==> flow/design.v <==
module spi_slave_interface #(
    parameter integer WIDTH = 16
)(
    input  logic clk,                
    input  logic rst,                
    input  logic sclk,              
    input  logic cs_n,              
    input  logic mosi,              
    output logic miso,              
    output logic wr_en,                             
    output logic [15:0] addr,                       
    output logic signed [WIDTH-1:0] wr_data,        
    input  logic signed [WIDTH-1:0] rd_data         
);
    typedef enum logic [1:0] {
        IDLE,
        SHIFT_IN,
        SHIFT_OUT
    } spi_state_t;
    spi_state_t state, next_state;
    logic [5:0] bit_count;
    logic [31:0] shift_reg;          
    logic [WIDTH-1:0] read_buffer;   
    logic [1:0] sclk_sync;
    logic sclk_rising, sclk_falling;
    always_ff @(posedge clk or posedge rst) begin
        if (rst) begin
            sclk_sync <= 2'b00;
        end else begin
            sclk_sync <= {sclk_sync[0], sclk};
        end
    end
    assign sclk_rising  = (sclk_sync == 2'b01);
    assign sclk_falling = (sclk_sync == 2'b10);
    always_ff @(posedge clk or posedge rst) begin
        if (rst) begin
            state <= IDLE;
        end else begin
            state <= next_state;
        end
    end
    always_comb begin
        next_state = state;
        case (state)
            IDLE: begin
                if (!cs_n) begin
                    next_state = SHIFT_IN;
                end
            end
            SHIFT_IN: begin
                if (bit_count == 6'd32) begin
                    next_state = SHIFT_OUT;
                end
            end
            SHIFT_OUT: begin
                if (cs_n) begin
                    next_state = IDLE;
                end
            end
            default: begin
                next_state = IDLE;
            end
        endcase
    end
    always_ff @(posedge clk or posedge rst) begin
        if (rst) begin
            shift_reg <= 32'd0;
            bit_count <= 6'd0;
        end else if (cs_n) begin
            shift_reg <= 32'd0;
            bit_count <= 6'd0;
        end else if (state == SHIFT_IN) begin
            if (sclk_rising) begin
                shift_reg <= {shift_reg[30:0], mosi};
                bit_count <= bit_count + 1;
            end
        end else if (state != SHIFT_IN) begin
            bit_count <= 6'd0;
        end
    end
    always_ff @(posedge clk or posedge rst) begin
        if (rst) begin
            wr_en   <= 1'b0;
            addr    <= 16'd0;
            wr_data <= '0;
        end else begin
            wr_en <= 1'b0;  
            if (state == SHIFT_IN && bit_count == 6'd32) begin
                addr    <= shift_reg[30:16];
                wr_data <= shift_reg[15:0];
                if (!shift_reg[31]) begin  
                    wr_en <= 1'b1;
                end
            end
        end
    end
    logic rd_pending;
    always_ff @(posedge clk or posedge rst) begin
        if (rst) begin
            rd_pending <= 1'b0;
        end else begin
            rd_pending <= (state == SHIFT_IN && bit_count == 6'd32 && shift_reg[31]);
        end
    end
    always_ff @(posedge clk or posedge rst) begin
        if (rst) begin
            read_buffer <= '0;
        end else begin
            if (rd_pending) begin
                read_buffer <= rd_data;
            end else if (state == SHIFT_OUT && sclk_falling) begin
                read_buffer <= {read_buffer[WIDTH-2:0], 1'b0};
            end
        end
    end
    always_ff @(posedge clk or posedge rst) begin
        if (rst) begin
            miso <= 1'b0;
        end else begin
            if (state == SHIFT_OUT && shift_reg[31]) begin
                miso <= read_buffer[WIDTH-1];
            end else begin
                miso <= 1'b0;
            end
        end
    end
endmodule
module parameter_register_file #(
    parameter integer WIDTH = 16,
    parameter integer NUM_NEURONS_LAYER_1 = 4,
    parameter integer NUM_NEURONS_LAYER_2 = 3
)(
    input  logic clk,
    input  logic rst,
    input  logic wr_en,
    input  logic [15:0] addr,
    input  logic signed [WIDTH-1:0] wr_data,
    output logic signed [WIDTH-1:0] rd_data,
    output logic signed [WIDTH-1:0] threshold,
    output logic signed [WIDTH-1:0] leak,
    output logic signed [WIDTH-1:0] reset_potential,
    output logic signed [WIDTH-1:0] refractory_cycles,
    output logic [NUM_NEURONS_LAYER_1-1:0][NUM_NEURONS_LAYER_2-1:0][WIDTH-1:0] synaptic_weights
);
    logic signed [WIDTH-1:0] threshold_reg, leak_reg, reset_reg, refractory_reg;
    logic [NUM_NEURONS_LAYER_1-1:0][NUM_NEURONS_LAYER_2-1:0][WIDTH-1:0] weight_mem;
    int w_idx, w_i, w_j;
    assign w_idx = addr - 16'h1000;
    assign w_i   = w_idx / NUM_NEURONS_LAYER_2;
    assign w_j   = w_idx % NUM_NEURONS_LAYER_2;
    always_ff @(posedge clk or posedge rst) begin
        if (rst) begin
            threshold_reg   <= 16'd1000;
            leak_reg        <= 16'd10;
            reset_reg       <= 16'd0;
            refractory_reg  <= 16'd10;
            for (int m = 0; m < NUM_NEURONS_LAYER_1; m++) begin
                for (int n = 0; n < NUM_NEURONS_LAYER_2; n++) begin
                    weight_mem[m][n] <= '0;
                end
            end
        end else if (wr_en) begin
            case (addr)
                16'h0000: threshold_reg  <= wr_data;
                16'h0001: leak_reg       <= wr_data;
                16'h0002: reset_reg      <= wr_data;
                16'h0003: refractory_reg <= wr_data;
                default: begin
                    if (addr >= 16'h1000 && addr < 16'h1000 + NUM_NEURONS_LAYER_1 * NUM_NEURONS_LAYER_2) begin
                        weight_mem[w_i][w_j] <= wr_data;
                    end
                end
            endcase
        end
    end
    always_comb begin
        case (addr)
            16'h0000: rd_data = threshold_reg;
            16'h0001: rd_data = leak_reg;
            16'h0002: rd_data = reset_reg;
            16'h0003: rd_data = refractory_reg;
            default: begin
                if (addr >= 16'h1000 && addr < 16'h1000 + NUM_NEURONS_LAYER_1 * NUM_NEURONS_LAYER_2) begin
                    rd_data = weight_mem[w_i][w_j];
                end else begin
                    rd_data = '0;
                end
            end
        endcase
    end
    assign threshold          = threshold_reg;
    assign leak               = leak_reg;
    assign reset_potential    = reset_reg;
    assign refractory_cycles  = refractory_reg;
    assign synaptic_weights   = weight_mem;
endmodule
module lif_neuron #(
    parameter integer WIDTH = 16
)(
    input  logic                      clk,
    input  logic                      rst,
    input  logic signed [WIDTH-1:0]   input_current,
    input  logic signed [WIDTH-1:0]   threshold,
    input  logic signed [WIDTH-1:0]   leak,
    input  logic signed [WIDTH-1:0]   reset_potential,
    input  logic signed [WIDTH-1:0]   refractory_cycles,
    output reg                        spike
);
    localparam signed [WIDTH-1:0] MAX_POTENTIAL = 2**(WIDTH-1) - 1;
    localparam signed [WIDTH-1:0] MIN_POTENTIAL = -(2**(WIDTH-1));
    logic signed [WIDTH-1:0] membrane_potential;
    logic [WIDTH-1:0] refractory_counter;
    logic in_refractory;
    logic signed [WIDTH:0] extended_sum;   
    logic signed [WIDTH-1:0] next_potential;
    logic spike_next;
    always_comb begin
        extended_sum = $signed(membrane_potential) + $signed(input_current) - $signed(leak);
        if (extended_sum > MAX_POTENTIAL)
            next_potential = MAX_POTENTIAL;
        else if (extended_sum < MIN_POTENTIAL)
            next_potential = MIN_POTENTIAL;
        else
            next_potential = extended_sum[WIDTH-1:0];
        spike_next = (!in_refractory && next_potential >= threshold);
    end
    always_ff @(posedge clk or posedge rst) begin
        if (rst) begin
            membrane_potential <= 0;
            spike <= 0;
            refractory_counter <= 0;
            in_refractory <= 0;
        end else begin
            spike <= 0;
            if (in_refractory) begin
                if (refractory_counter == 0)
                    in_refractory <= 0;
                else
                    refractory_counter <= refractory_counter - 1;
            end else begin
                if (spike_next) begin
                    spike <= 1;
                    membrane_potential <= reset_potential;
                    in_refractory <= 1;
                    refractory_counter <= refractory_cycles - 1;
                end else begin
                    membrane_potential <= next_potential;
                end
            end
        end
    end
endmodule
module fully_connected_neural_network #(
    parameter integer WIDTH = 16,
    parameter integer NUM_NEURONS_LAYER_1 = 4,
    parameter integer NUM_NEURONS_LAYER_2 = 3
)(
    input  logic clk,
    input  logic rst,
    input  logic signed [WIDTH-1:0] input_current,
    input  logic signed [WIDTH-1:0] threshold,
    input  logic signed [WIDTH-1:0] leak,
    input  logic signed [WIDTH-1:0] reset_potential,
    input  logic signed [WIDTH-1:0] refractory_cycles,
    input  logic [NUM_NEURONS_LAYER_1-1:0][NUM_NEURONS_LAYER_2-1:0][WIDTH-1:0] synaptic_weights,
    output logic [NUM_NEURONS_LAYER_2-1:0] spikes_layer_2
);
    logic spike_layer_1 [NUM_NEURONS_LAYER_1-1:0];
    logic signed [WIDTH-1:0] input_current_layer_2 [NUM_NEURONS_LAYER_2-1:0];
    logic spike_layer_2_int [NUM_NEURONS_LAYER_2-1:0];
    genvar i;
    generate
        for (i = 0; i < NUM_NEURONS_LAYER_1; i++) begin : layer_1_neurons
            lif_neuron #(
                .WIDTH(WIDTH)
            ) neuron_layer_1 (
                .clk(clk),
                .rst(rst),
                .input_current(input_current),
                .threshold(threshold),
                .leak(leak),
                .reset_potential(reset_potential),
                .refractory_cycles(refractory_cycles),
                .spike(spike_layer_1[i])
            );
        end
    endgenerate
    always_comb begin
        integer j, k;
        for (j = 0; j < NUM_NEURONS_LAYER_2; j++) begin
            input_current_layer_2[j] = 0;
            for (k = 0; k < NUM_NEURONS_LAYER_1; k++) begin
                if (spike_layer_1[k]) begin
                    input_current_layer_2[j] += synaptic_weights[k][j];
                end
            end
        end
    end
    generate
        for (i = 0; i < NUM_NEURONS_LAYER_2; i++) begin : layer_2_neurons
            lif_neuron #(
                .WIDTH(WIDTH)
            ) neuron_layer_2 (
                .clk(clk),
                .rst(rst),
                .input_current(input_current_layer_2[i]),
                .threshold(threshold),
                .leak(leak),
                .reset_potential(reset_potential),
                .refractory_cycles(refractory_cycles),
                .spike(spike_layer_2_int[i])
            );
        end
    endgenerate
    always_ff @(posedge clk or posedge rst) begin
        if (rst) begin
            spikes_layer_2 <= '0;
        end else begin
            for (int s = 0; s < NUM_NEURONS_LAYER_2; s++) begin
                spikes_layer_2[s] <= spike_layer_2_int[s];
            end
        end
    end
endmodule
module top #(
    parameter integer WIDTH = 16,
    parameter integer NUM_NEURONS_LAYER_1 = 4,
    parameter integer NUM_NEURONS_LAYER_2 = 3
)(
    input  logic clk,
    input  logic rst,
    input  logic sclk,
    input  logic cs_n,
    input  logic mosi,
    output logic miso,
    input  logic signed [WIDTH-1:0] input_current,
    output logic [NUM_NEURONS_LAYER_2-1:0] spikes
);
    logic wr_en;
    logic [15:0] addr;
    logic signed [WIDTH-1:0] wr_data;
    logic signed [WIDTH-1:0] rd_data;
    logic signed [WIDTH-1:0] threshold;
    logic signed [WIDTH-1:0] leak;
    logic signed [WIDTH-1:0] reset_potential;
    logic signed [WIDTH-1:0] refractory_cycles;
    logic [NUM_NEURONS_LAYER_1-1:0][NUM_NEURONS_LAYER_2-1:0][WIDTH-1:0] synaptic_weights;
    spi_slave_interface #(
        .WIDTH(WIDTH)
    ) spi_inst (
        .clk(clk),
        .rst(rst),
        .sclk(sclk),
        .cs_n(cs_n),
        .mosi(mosi),
        .miso(miso),
        .wr_en(wr_en),
        .addr(addr),
        .wr_data(wr_data),
        .rd_data(rd_data)
    );
    parameter_register_file #(
        .WIDTH(WIDTH),
        .NUM_NEURONS_LAYER_1(NUM_NEURONS_LAYER_1),
        .NUM_NEURONS_LAYER_2(NUM_NEURONS_LAYER_2)
    ) reg_file (
        .clk(clk),
        .rst(rst),
        .wr_en(wr_en),
        .addr(addr),
        .wr_data(wr_data),
        .rd_data(rd_data),
        .threshold(threshold),
        .leak(leak),
        .reset_potential(reset_potential),
        .refractory_cycles(refractory_cycles),
        .synaptic_weights(synaptic_weights)
    );
    fully_connected_neural_network #(
        .WIDTH(WIDTH),
        .NUM_NEURONS_LAYER_1(NUM_NEURONS_LAYER_1),
        .NUM_NEURONS_LAYER_2(NUM_NEURONS_LAYER_2)
    ) nn_inst (
        .clk(clk),
        .rst(rst),
        .input_current(input_current),
        .threshold(threshold),
        .leak(leak),
        .reset_potential(reset_potential),
        .refractory_cycles(refractory_cycles),
        .synaptic_weights(synaptic_weights),
        .spikes_layer_2(spikes)
    );
endmodule
* Tool chain data of top
The steps from the RTL of top to its reports follow in flow order.
Lines are those of the file above, counted from 1.
Operators carry their Yosys type and port widths (W data, S select, Z words).
Library cell names are shortened.
Not given: --
- Design top :: top
- Clock :: clk
- Library :: sky130hd
- Library corner :: tt_025C_1v80

* After elaboration
Yosys after proc, flatten, opt, wreduce and memory -nomap, before mapping. Print and check cells are not counted. Equal cells are merged and count once.
- Bits in registers :: 589
- Input port bits :: 21
- Output and inout port bits :: 4
- Elaborated cells :: 287
- Add/subtract/negate cells :: 35
- Multipliers :: 1
- Div/mod/pow operators :: 2
- Magnitude comparators :: 23
- Equal/unequal tests :: 20
- Shift operators :: 3
- Multiplexer cells :: 100
- Bitwise logic cells :: 4
- Reductions and logical operators :: 55
** Operators by type and width (count)
- $mux W16 :: 57
- $shift A16 B33 Y192 :: 1
- $shift A16 B33 Y192 const A :: 1
- $and A192 B192 Y192 :: 1
- $or A192 B192 Y192 :: 1
- $shiftx A192 B32 Y16 :: 1
- $not A192 Y192 :: 1
- $add A16 B16 Y16 :: 9
- $logic_not A16 Y1 :: 8
- $add A16 B16 Y17 :: 7
- $sub A17 B16 Y17 :: 7
- $gt A17 B16 Y1 const B :: 7
- $lt A17 B16 Y1 const B :: 7
- $sub A16 B1 Y16 const B :: 7
- $ge A16 B16 Y1 :: 7
- $div A32 B3 Y32 const B :: 1
- $mod A32 B3 Y32 const B :: 1
- $mul A32 B3 Y28 const B :: 1
- $mux W32 :: 3
- $pmux W16 S4 :: 1
- $neg A32 Y33 :: 1
- $add A32 B32 Y32 :: 1
- $mux W1 :: 31
- $eq A15 B2 Y1 const B :: 2
- $reduce_and A2 Y1 :: 13
- $mux W6 :: 4
- $reduce_bool A2 Y1 :: 10
- $ne A2 B2 Y1 const B :: 9
Other operator kinds: 20; their cells: 43.

* Longest topological paths
Yosys ltp: most cells in a row. Word level: on the elaborated netlist, between registers, memories and ports. Mapped: between sequential cells and ports; inverters and the memories' decode and read muxes count.
- Depth in word-level cells :: 16
- ABC_AREA :: 0
- Mapped depth :: 75
- Gate-level depth less buffers :: 66

* Netlist
Source: synth_stat.txt of the flow (Yosys; design flattened, memories mapped). It holds for the ABC_AREA given above (unset counts as 0); a run with the other value may have another netlist.
** Cell types
- dfrtp_1 :: count 579, area in all 1.45E+04 um^2
- ha_1 :: count 467, area in all 5.84E+03 um^2
- mux2_2 :: count 240, area in all 2.7E+03 um^2
- a21oi_1 :: count 512, area in all 2.56E+03 um^2
- xnor2_1 :: count 286, area in all 2.5E+03 um^2
- fa_1 :: count 123, area in all 2.46E+03 um^2
- o21ai_0 :: count 441, area in all 2.21E+03 um^2
- inv_1 :: count 569, area in all 2.14E+03 um^2
- mux2i_1 :: count 161, area in all 1.61E+03 um^2
- nand2_1 :: count 398, area in all 1.49E+03 um^2
- mux2_4 :: count 72, area in all 1.08E+03 um^2
- mux4_2 :: count 48, area in all 1.08E+03 um^2
- o21bai_1 :: count 134, area in all 1.01E+03 um^2
- nor2_1 :: count 255, area in all 957.168 um^2
- clkbuf_1 :: count 187, area in all 701.923 um^2
- nand3_1 :: count 139, area in all 695.667 um^2
- xor2_1 :: count 72, area in all 630.605 um^2
- o22ai_1 :: count 74, area in all 462.944 um^2
Other cell types: 83; their cells: 893.
- Standard cells after synthesis :: 5650
- Mapped area :: 0.0515807 mm^2
- Sequential part of the area :: 0.0147779 mm^2
- Flip-flop cells :: 590
- Buffers :: 261
The figures by module come from a second, unflattened synthesis with its own total; it is not the netlist above.
- Cells (unflattened synthesis) :: 6888
- Area total of the unflattened synthesis :: 0.0590404 mm^2
Rows give one instance, submodules left out.
** Modules
- lif_neuron (WIDTH=16) :: instances 7, cells 505, area 0.0040702 mm^2, sequential area 0.0008508 mm^2
- parameter_register_file :: instances 1, cells 1927, area 0.0188581 mm^2, sequential area 0.0064187 mm^2
- fully_connected_neural_network :: instances 1, cells 1088, area 0.0078225 mm^2, sequential area 0.0000751 mm^2
- spi_slave_interface (WIDTH=16) :: instances 1, cells 338, area 0.0038687 mm^2, sequential area 0.0023285 mm^2
- top :: instances 1, cells 0, area 0 mm^2, sequential area 0 mm^2

* Timing after synthesis
Source: OpenSTA report_checks on the synthesized netlist (no wires, ideal clock, input and output delay 20% of the period each), path of least setup slack; recovery checks are left aside. Register names are those of the netlist, which keeps one name where synthesis merged equal registers.
- Path kind :: reg-to-reg
- Start :: register spi_inst.addr[0]
- End :: register reg_file.weight_mem
- Period :: 14000 ps
- Arrival :: 13207 ps
- Data required time :: 13872 ps
- Slack :: 665 ps
- Delay of the path :: 13335 ps
- Stages :: 70
- Path buffers :: 7
- Synthesis period reached :: 13335 ps
"delay of the path" = arrival - input delay + setup time.
"stages": output pins that drive a net of the path, with the launching flip-flop's if there is one; two outputs of one cell count as two.
"synthesis period reached" = period - worst setup slack (recovery checks aside). The figure is calculated, with input and output delays left at 20% of the set period.
Where an end lacks its bit number, it is one bit of the signal, or one of the new flip-flops if synthesis recoded a state register.
The rows between start and end are the longest chain of elaborated cells between them; the timing report does not say that the signal goes this way. Where chains are equally long, one stands for them.
Each line given opens the expression or statement behind the cell; cells for indexed reads and writes are added by Yosys, which also makes memories of some case tables.
- Path through :: dfrtp_1 > inv_1 > ha_1 > or3b_2 > o31ai_1 > a221oi_1 > a221o_1 > a221oi_2 > buf_4 > nand3_1 > o311a_1 > and2_4 > o21ai_2 > o21ai_2 > a21oi_4 > inv_2 > ha_1 > inv_1 > [34 not listed] > nor2b_1 > xnor2_1 > ha_1 > o211ai_1 > o21ai_0 > a21o_1 > a21oi_1 > xnor2_1 > o41ai_1 > nor4_1 > o211ai_1 > a311o_1 > nor4_2 > buf_6 > and4_1 > buf_4 > buf_8 > mux2_1
- Cells in the longest elaborated chain :: 9
- Elaborated cells between the ends (all ways) :: 21
** RTL lines, path after synthesis
- from (decl) :: RTL line 11 : output logic [15:0] addr,
- from (assign) :: RTL line 84 : addr    <= 16'd0;
- from (assign) :: RTL line 89 : addr    <= shift_reg[30:16];
- $sub A15 B13 Y16 :: RTL line 148 : assign w_idx = addr - 16'h1000;
- $div A32 B3 Y32 :: RTL line 149 : assign w_i   = w_idx / NUM_NEURONS_LAYER_2;
- $mul A32 B3 Y28 :: RTL line 170 : weight_mem[w_i][w_j] <= wr_data;
- $add A32 B32 Y32 :: RTL line 170
- $neg A32 Y33 :: RTL line 170
- $shift A16 B33 Y192 :: RTL line 170
- $not A192 Y192 :: RTL line 170
- $and A192 B192 Y192 :: RTL line 170
- $or A192 B192 Y192 :: RTL line 170
- to (assign) :: RTL line 159 : weight_mem[m][n] <= '0;
- to (assign) :: RTL line 170
- to (decl) :: RTL line 146 : logic [NUM_NEURONS_LAYER_1-1:0][NUM_NEURONS_LAYER_2-1:0][WIDTH-1:0] weight_mem;

* Worst path after layout
Path of least setup slack in the final report of run B (OpenROAD, finished layout, wires in). Where an end is a register, its clock arrival counts in the times.
The path's times are printed in steps of 10 ps; the period is the one set.
- Path kind :: reg-to-reg
- Start :: register spi_inst.addr[12]
- End :: register reg_file.weight_mem
- Period :: 15300 ps
- Arrival :: 13420 ps
- Data required time :: 15820 ps
- Slack :: 2390 ps
- Stages :: 60
- Path buffers :: 6
Where an end lacks its bit number, it is one bit of the signal, or one of the new flip-flops if synthesis recoded a state register.
The rows between start and end are the longest chain of elaborated cells between them; the timing report does not say that the signal goes this way. Where chains are equally long, one stands for them.
- Path through :: dfrtp_2 > clkinvlp_4 > ha_1 > or3_1 > o41ai_4 > nand2_1 > mux2_4 > a21o_1 > a311oi_2 > a21oi_2 > o22a_1 > o21a_1 > buf_4 > o21ai_2 > o21ai_2 > a21oi_4 > inv_2 > ha_1 > [24 not listed] > xnor2_1 > ha_1 > o21a_1 > o211ai_1 > o21ai_1 > a21o_1 > a21oi_1 > xnor2_1 > buf_4 > o41ai_2 > nor4_1 > o211ai_1 > a311o_1 > nor4_4 > buf_6 > and4_4 > clkbuf_16 > mux2_2
- Cells in the longest elaborated chain :: 9
- Elaborated cells between the ends (all ways) :: 21
** RTL lines, path after layout
- from (decl) :: RTL line 11 : output logic [15:0] addr,
- from (assign) :: RTL line 84 : addr    <= 16'd0;
- from (assign) :: RTL line 89 : addr    <= shift_reg[30:16];
- $sub A15 B13 Y16 :: RTL line 148 : assign w_idx = addr - 16'h1000;
- $div A32 B3 Y32 :: RTL line 149 : assign w_i   = w_idx / NUM_NEURONS_LAYER_2;
- $mul A32 B3 Y28 :: RTL line 170 : weight_mem[w_i][w_j] <= wr_data;
- $add A32 B32 Y32 :: RTL line 170
- $neg A32 Y33 :: RTL line 170
- $shift A16 B33 Y192 :: RTL line 170
- $not A192 Y192 :: RTL line 170
- $and A192 B192 Y192 :: RTL line 170
- $or A192 B192 Y192 :: RTL line 170
- to (assign) :: RTL line 159 : weight_mem[m][n] <= '0;
- to (assign) :: RTL line 170
- to (decl) :: RTL line 146 : logic [NUM_NEURONS_LAYER_1-1:0][NUM_NEURONS_LAYER_2-1:0][WIDTH-1:0] weight_mem;

Top module top; platform sky130hd; tools Yosys and OpenROAD; 3 stored runs in no particular order. Input and output delays are each 20% of the period that was set; the output load is 0.01 pF.
By "clock period achieved" is meant the clock period of the run minus its worst setup slack. This is arithmetic on one report: input and output delays are still those of the set period (20% each).

** Run A
- Settings :: ABC_AREA=1; CAP_MARGIN=15; CELL_PAD_IN_SITES_GLOBAL_PLACEMENT=3; CORE_ASPECT_RATIO=1.38; CORE_MARGIN=10; CORE_UTILIZATION=66; PLACE_DENSITY_LB_ADDON=0.25; SETUP_SLACK_MARGIN=3.02; SLEW_MARGIN=15; period_ns=13.8
- Outcome :: no final report: placement broke off with FLW-0024

** Run B
- Settings :: CAP_MARGIN=10; CELL_PAD_IN_SITES_GLOBAL_PLACEMENT=3; CORE_ASPECT_RATIO=1.74; CORE_MARGIN=8; CORE_UTILIZATION=29; CTS_CLUSTER_DIAMETER=207; MAX_ROUTING_LAYER=met4; PLACE_DENSITY_LB_ADDON=0.03; SETUP_SLACK_MARGIN=1.71; SLEW_MARGIN=10; period_ns=15.3
- Post-route worst hold slack :: 376 ps
- Clock period achieved :: 12,907 ps
- Synthesized cell area :: 0.0515807 mm^2
- Setup slack of the worst path :: 2,393 ps
- Post-route setup TNS :: 0 ps
- Standard-cell area of the final layout :: 0.0585612 mm^2
- Area of the die :: 0.192138 mm^2

** Run C
- Settings :: ABC_AREA=0; CAP_MARGIN=30; CELL_PAD_IN_SITES_GLOBAL_PLACEMENT=1; CORE_ASPECT_RATIO=1.26; GPL_ROUTABILITY_DRIVEN=1; GPL_TIMING_DRIVEN=0; HOLD_SLACK_MARGIN=-0.03; PLACE_DENSITY_LB_ADDON=0.11; TNS_END_PERCENT=85; period_ns=22.4; CORE_MARGIN=2; CORE_UTILIZATION=40; SLEW_MARGIN=20
- Post-route setup TNS :: 0 ps
- Synthesized cell area :: 0.0515807 mm^2
- Standard-cell area of the final layout :: 0.0570272 mm^2
- Setup slack of the worst path :: 5,413 ps
- Clock period achieved :: 16,987 ps
- Area of the die :: 0.131859 mm^2
- Post-route worst hold slack :: 351 ps
